==> flow/design.v <==
module maze(clk, reset, start_i, row_i, action_o, coord_o);
    input clk,reset, start_i;
    input [15:0] row_i;
    output reg [1:0] action_o;
    output reg [5:0] coord_o;
    reg [1:0] map [64-1:0];
    reg [1:0] direction [64-1:0];
    (* fsm_encoding = "none" *) reg [1:0] state;
    reg [5:0] cnt;
    reg [5:0] START, END;
    reg [7:0] i;
    always @(posedge clk or posedge reset) begin
        if(reset) begin
            state <= 2'd0;
            action_o <= 2'b00;
        end
        else begin
            case (state)
                2'd0: begin
                   state <= start_i ? 2'd1 : 2'd0;
                   action_o <= start_i ? 2'b01 : 2'b00;
                   cnt <= 1'b0;
                   coord_o <= 6'b0; 
                end
                2'd1: begin
                    if(cnt!=8) begin
                        for(i = 0; i != 8; i = i + 1) begin
                            map[cnt + (i << 3)] <= row_i >> (14 - (i << 1)); 
                        end
                    end
                    else begin
                        START <= ((row_i[15:12]) << 3) + (row_i[11:8]);
                        END <= ((row_i[7:4]) << 3) + (row_i[3:0]);
                        state <= 2'd2;
                        action_o <= 2'b10;
                    end
                    cnt <= cnt + 1;
                end
                2'd2: begin
                    for (i = 0; i != 64; i = i + 1) begin
                        if(map[i] == 2'b11) begin
                            if(i < 56) begin
                                if(map[i+8] == 2'b00) begin
                                    map[i+8] <= 2'b11;
                                    direction[i+8] <= 2'b10;
                                end
                                if(map[i+8] == 2'b10) begin
                                    direction[i+8] <= 2'b10;
                                    state <= 2'd3;
                                    action_o <= 2'b11;
                                    coord_o  <= START;
                                end
                            end
                            if(i > 7) begin
                                if(map[i-8] == 2'b00) begin
                                    map[i-8] <= 2'b11;
                                    direction[i-8] <= 2'b11;
                                end
                                if(map[i-8] == 2'b10) begin
                                    direction[i-8] <= 2'b11;
                                    state <= 2'd3;
                                    action_o <= 2'b11;
                                    coord_o  <= START;
                                end
                            end
                            if(i[2:0] != 0) begin
                                if(map[i-1] == 2'b00) begin
                                    map[i-1] <= 2'b11;
                                    direction[i-1] <= 2'b01;
                                end
                                if(map[i-1] == 2'b10) begin
                                    direction[i-1] <= 2'b01;
                                    state <= 2'd3;
                                    action_o <= 2'b11;
                                    coord_o  <= START;
                                end
                            end
                            if(i[2:0] != 7) begin
                                if(map[i+1] == 2'b00) begin
                                    map[i+1] <= 2'b11;
                                    direction[i+1] <= 2'b00;
                                end
                                if(map[i+1] == 2'b10) begin
                                    direction[i+1] <= 2'b00;
                                    state <= 2'd3;
                                    action_o <= 2'b11;
                                    coord_o  <= START;
                                end
                            end
                            map[i] <= 2'b01;
                        end
                    end
                end
                2'd3: begin
                    if(coord_o != END) begin
                        if(direction[coord_o] == 2'b00) begin
                            coord_o <= coord_o - 1;
                        end
                        else if(direction[coord_o] == 2'b01) begin
                            coord_o <= coord_o + 1;
                        end
                        else if(direction[coord_o] == 2'b10) begin
                            coord_o <= coord_o - 8;
                        end
                        else if(direction[coord_o] == 2'b11) begin
                            coord_o <= coord_o + 8;
                        end
                    end
                    else begin
                        action_o <= 2'b00;
                        state <= 2'd0;
                    end
                end
                default: begin
                end
            endcase
        end
    end
endmodule
* From RTL to reports: maze
Tool output for the design above, in the order of the flow. Line numbers count from 1 in the design file above. Not given: -
Set-up: top maze, clock clk, library sky130hd, corner tt_025C_1v80

* Word level
Counts by Yosys on the flattened word-level netlist (proc, flatten, opt, wreduce). Print and check cells are left out. Cells with the same type and inputs are merged into one.
Word-level totals: input port bits 19, register bits after elaboration 284, output and inout bits 8
Operators by class: reduce/logical cells 148, mux-type cells 2715, bitwise gates (word level) 2, add/subtract/negate cells 14, eq/ne operators 772
Operator list (count):
- two-way mux 2 bit | 2352
- two-way mux 6 bit | 293
- == test 6 bit (second input constant) | 288
- == test 6 x 5 -> 1 bit (second input constant) | 144
- inequality test 9 bit (second input constant) | 64
- == test 6 x 4 -> 1 bit (second input constant) | 72
- == test 2 bit (second input constant) | 132
- AND reduction 4 bit | 65
- case mux 2 bit (select 2 bit) | 64
- == test 6 x 3 -> 1 bit (second input constant) | 36
- zero test 2 bit | 66
- case mux 2 bit (select 64 bit) | 1
- == test 6 x 2 -> 1 bit (second input constant) | 18
- == test 6 x 1 -> 1 bit (second input constant) | 9
- zero test 6 bit | 9
- adder 6 bit (second input constant) | 4
- case mux 6 bit (select 3 bit) | 1
- case mux 2 bit (select 4 bit) | 2
- adder 6 x 1 -> 6 bit (second input constant) | 2
- adder 6 x 4 -> 6 bit | 2
- adder 6 x 4 -> 6 bit (second input constant) | 2
- adder 6 x 5 -> 6 bit (second input constant) | 2
- case mux 6 bit (select 2 bit) | 1
- inequality test 2 bit (second input constant) | 4
- AND reduction 3 bit | 2
- subtractor 6 x 1 -> 6 bit (second input constant) | 1
- subtractor 6 x 4 -> 6 bit (second input constant) | 1
- inequality test 6 x 4 -> 1 bit (second input constant) | 1
Not listed: further kinds 9, cells in them 13.

* Depth
Longest topological path by Yosys (ltp), each cell counted once; first at word level (registers and memories cut), then after technology mapping (sequential cells cut; the memories' decode and read muxes count).
Logic depth: depth after elaboration 290, ABC_AREA 0, mapped depth 14, gate-level depth less buffers 11

* Synthesis result
Yosys stat after the flow's synthesis: flattened, memories mapped to cells. It holds for the ABC_AREA given above (unset counts as 0); a run with the other value may have another netlist. The area totals of this step are shown rounded.
Synthesis totals: mapped cells 3735, flip-flops 284, synthesis area 0.028 mm^2, buffers 352, area of sequential cells 0.0085 mm^2
Cell types:
- sky130_fd_sc_hd__edfxtp_1 | count 280, total area 8.41E+03 um^2
- sky130_fd_sc_hd__a21oi_1 | count 487, total area 2.44E+03 um^2
- sky130_fd_sc_hd__nor2_1 | count 625, total area 2346 um^2
- sky130_fd_sc_hd__a211oi_1 | count 230, total area 1.73E+03 um^2
- sky130_fd_sc_hd__mux2i_1 | count 172, total area 1.72E+03 um^2
- sky130_fd_sc_hd__nand2_1 | count 308, total area 1.16E+03 um^2
- sky130_fd_sc_hd__clkbuf_1 | count 304, total area 1.14E+03 um^2
- sky130_fd_sc_hd__o21ai_0 | count 178, total area 890.854 um^2
- sky130_fd_sc_hd__a22oi_1 | count 92, total area 690.662 um^2
- sky130_fd_sc_hd__o41ai_1 | count 59, total area 516.746 um^2
- sky130_fd_sc_hd__nand2b_1 | count 79, total area 494.224 um^2
- sky130_fd_sc_hd__nand3_1 | count 96, total area 480.461 um^2
- sky130_fd_sc_hd__a221oi_1 | count 51, total area 446.678 um^2
- sky130_fd_sc_hd__a31oi_1 | count 55, total area 344.08 um^2
- sky130_fd_sc_hd__nor3_1 | count 68, total area 340.326 um^2
- sky130_fd_sc_hd__inv_1 | count 87, total area 326.563 um^2
- sky130_fd_sc_hd__a41oi_1 | count 32, total area 280.269 um^2
- sky130_fd_sc_hd__a211o_1 | count 31, total area 271.51 um^2
Not listed: further types 58, cells in them 501.

* Worst setup path after synthesis
Path of least setup slack by OpenSTA after synthesis, without wires, with an ideal clock, recovery checks aside; 20% of the period is set as input and as output delay. Where synthesis merged equal registers, the netlist keeps one of their names.
Timing after synthesis: path kind reg-to-reg, start register cnt[3], end register map[47][0], data required time 3512 ps, time at the first pin 0 ps, clock period 3700 ps, driving pins on the path 14, arrival time 3123 ps, setup time 188 ps, slack 389 ps, path delay 3311 ps, synthesis period reached 3311 ps
"path delay" is the arrival time less input delay plus setup time. "driving pins on the path" counts driving pins, that of a launching flip-flop among them; a cell with two outputs on the path counts twice. "synthesis period reached" is the clock period less the worst setup slack; recovery checks do not enter. This is arithmetic on one report: input and output delays are still those of the set period (20% each). The rows between start and end are the longest chain of elaborated cells between them; the timing report does not say that the signal goes this way. Where chains are equally long, one stands for them. Each line given opens the expression or statement behind the cell; cells for indexed reads and writes are added by Yosys, which also makes memories of some case tables. A register here has more assigning lines than the two given. Lines with a computed index may be missing from the assigning lines. Ways into the end's enable are left out, as the timed path ends at the data pin.
On the way, after synthesis: cells stage by stage sky130_fd_sc_hd__edfxtp_1 sky130_fd_sc_hd__buf_2 sky130_fd_sc_hd__inv_1 sky130_fd_sc_hd__ha_1 sky130_fd_sc_hd__clkbuf_1 sky130_fd_sc_hd__buf_2 sky130_fd_sc_hd__buf_2 sky130_fd_sc_hd__nand2_1 sky130_fd_sc_hd__clkbuf_1 sky130_fd_sc_hd__nor2_1 sky130_fd_sc_hd__a21oi_1 sky130_fd_sc_hd__a211oi_1 sky130_fd_sc_hd__a221oi_1 sky130_fd_sc_hd__o41ai_1, cells in the longest elaborated chain 11, elaborated cells between the ends (all ways) 26, source lines of those cells 3
RTL lines, path after synthesis:
- start, declared | RTL line 9 | reg [5:0] cnt;
- start, assigned | RTL line 22 | cnt <= 1'b0;
- start, assigned | RTL line 37 | cnt <= cnt + 1;
- adder 6 x 4 -> 6 bit | RTL line 28 | map[cnt + (i << 3)] <= row_i >> (14 - (i << 1));
- == test 6 bit | RTL line 28
- two-way mux 2 bit (7 in a row) | RTL line 28
- two-way mux 2 bit | RTL line 26 | if(cnt!=8) begin
- case mux 2 bit (select 2 bit) | RTL line 18 | case (state)
- end, assigned | RTL line 44 | map[i+8] <= 2'b11;
- end, assigned | RTL line 56 | map[i-8] <= 2'b11;
- end, declared | RTL line 6 | reg [1:0] map [64-1:0];

* Timing after layout
From the final timing report of run 1: the path of least setup slack in the routed layout; clock arrival at registers is part of the times. The report prints the path's times to 10 ps; the period is as set.
Timing after layout: path kind reg-to-reg, start register coord_o[4], end register coord_o[5], clock period 3630 ps, data required time 4060 ps, time at the first pin 560 ps, slack 230 ps, setup time 130 ps, driving pins on the path 12, arrival time 3820 ps
The rows between start and end are the longest chain of elaborated cells between them; the timing report does not say that the signal goes this way. Where chains are equally long, one stands for them. A register here has more assigning lines than the two given. Ways into the end's enable are left out, as the timed path ends at the data pin.
On the way, after layout: cells stage by stage sky130_fd_sc_hd__edfxtp_1 sky130_fd_sc_hd__buf_4 sky130_fd_sc_hd__nand2b_1 sky130_fd_sc_hd__o22ai_1 sky130_fd_sc_hd__o21ai_0 sky130_fd_sc_hd__nand4_1 sky130_fd_sc_hd__or3_1 sky130_fd_sc_hd__a41o_1 sky130_fd_sc_hd__buf_4 sky130_fd_sc_hd__mux2i_1 sky130_fd_sc_hd__a2111oi_0 sky130_fd_sc_hd__nand3b_1, cells in the longest elaborated chain 26, elaborated cells between the ends (all ways) 94
RTL lines, path after layout:
- start, declared | RTL line 5 | output reg [5:0] coord_o;
- start, assigned | RTL line 97 | coord_o <= coord_o - 1;
- start, assigned | RTL line 100 | coord_o <= coord_o + 1;
- == test 6 bit | RTL line 96 | if(direction[coord_o] == 2'b00) begin
- case mux 2 bit (select 64 bit) | RTL line 96
- two-way mux 2 bit | RTL line 95 | if(coord_o != END) begin
- two-way mux 2 bit | RTL line 18 | case (state)
- zero test 2 bit | RTL line 96
- two-way mux 2 bit | RTL line 96
- two-way mux 2 bit | RTL line 95
- [12 not listed]
- == test 2 bit | RTL line 105 | else if(direction[coord_o] == 2'b11) begin
- two-way mux 6 bit | RTL line 105
- two-way mux 6 bit | RTL line 102 | else if(direction[coord_o] == 2'b10) begin
- two-way mux 6 bit | RTL line 99 | else if(direction[coord_o] == 2'b01) begin
- two-way mux 6 bit | RTL line 96
- two-way mux 6 bit | RTL line 95
- case mux 6 bit (select 3 bit) | RTL line 18
- end, assigned | RTL line 97
- end, assigned | RTL line 100
- end, declared | RTL line 5

Memo
Re: implementation data of maze

Design maze on sky130hd. What follows are 5 stored runs of the flow, each under its own settings; their order means nothing. The constraints put input and output delay at 20% of the set period each and load the outputs with 0.01 pF.
"achieved clock period" means the clock period less the worst setup slack. The figure is calculated, with input and output delays left at 20% of the set period.
By "worst setup path time" is meant the share of the clock period that the worst setup path is allowed (20% is reserved at inputs, 20% at outputs), minus its slack. Clock arrival times at its registers enter into it.
"power": no workload was simulated; the value follows from the tool's default switching activity.
"worst setup path time" is given in steps of 10 ps.
Results are given in rounded form.
[run 1] settings: period_ns=3.63, CAP_MARGIN=20, CORE_MARGIN=2, CORE_UTILIZATION=40, SLEW_MARGIN=20
[run 1] result: chip area after synthesis (Yosys) 0.028 mm^2, die area 0.072 mm^2, standard-cell area of the final layout 0.031 mm^2, utilization 46%, worst setup slack after layout 230 ps, total negative slack 0 ps, power 0.026 W, achieved clock period 3397 ps, worst setup path time 3400 ps, worst setup path kind reg-to-reg
[run 2] settings: ABC_AREA=1, CELL_PAD_IN_SITES_DETAIL_PLACEMENT=1, CELL_PAD_IN_SITES_GLOBAL_PLACEMENT=1, CORE_ASPECT_RATIO=0.95, CORE_MARGIN=3, CORE_UTILIZATION=39, CTS_CLUSTER_DIAMETER=81, CTS_CLUSTER_SIZE=92, GPL_ROUTABILITY_DRIVEN=0, GPL_TIMING_DRIVEN=0, MAX_ROUTING_LAYER=met4, PLACE_DENSITY_LB_ADDON=0.23, SLEW_MARGIN=5, TNS_END_PERCENT=45, period_ns=4.97, CAP_MARGIN=20
[run 2] result: chip area after synthesis (Yosys) 0.028 mm^2, die area 0.075 mm^2, standard-cell area of the final layout 0.031 mm^2, utilization 43%, worst setup slack after layout -240 ps, total negative slack -560 ps, power 0.02 W, achieved clock period 5211 ps, worst setup path time 4220 ps, worst setup path kind input-to-reg
[run 3] settings: period_ns=3.7, CAP_MARGIN=20, CORE_MARGIN=2, CORE_UTILIZATION=40, SLEW_MARGIN=20
[run 3] result: chip area after synthesis (Yosys) 0.028 mm^2, die area 0.072 mm^2, standard-cell area of the final layout 0.032 mm^2, utilization 46%, worst setup slack after layout 130 ps, total negative slack 0 ps, power 0.026 W, achieved clock period 3567 ps, worst setup path time 3570 ps, worst setup path kind reg-to-reg
[run 4] settings: CAP_MARGIN=35, CELL_PAD_IN_SITES_DETAIL_PLACEMENT=1, CORE_ASPECT_RATIO=0.55, CORE_UTILIZATION=63, GPL_ROUTABILITY_DRIVEN=0, MIN_ROUTING_LAYER=met2, SETUP_SLACK_MARGIN=0.46, period_ns=3.7, CORE_MARGIN=2, SLEW_MARGIN=20
[run 4] result: did not finish, clock tree synthesis stopped with DPL-0033
[run 5] settings: ABC_AREA=1, CAP_MARGIN=35, CELL_PAD_IN_SITES_DETAIL_PLACEMENT=1, CELL_PAD_IN_SITES_GLOBAL_PLACEMENT=3, CORE_ASPECT_RATIO=1.43, CORE_UTILIZATION=63, GPL_ROUTABILITY_DRIVEN=0, MIN_ROUTING_LAYER=met1, SETUP_SLACK_MARGIN=0.46, TNS_END_PERCENT=45, period_ns=3.7, CORE_MARGIN=2, SLEW_MARGIN=20
[run 5] result: did not finish, placement stopped with GPL-0301
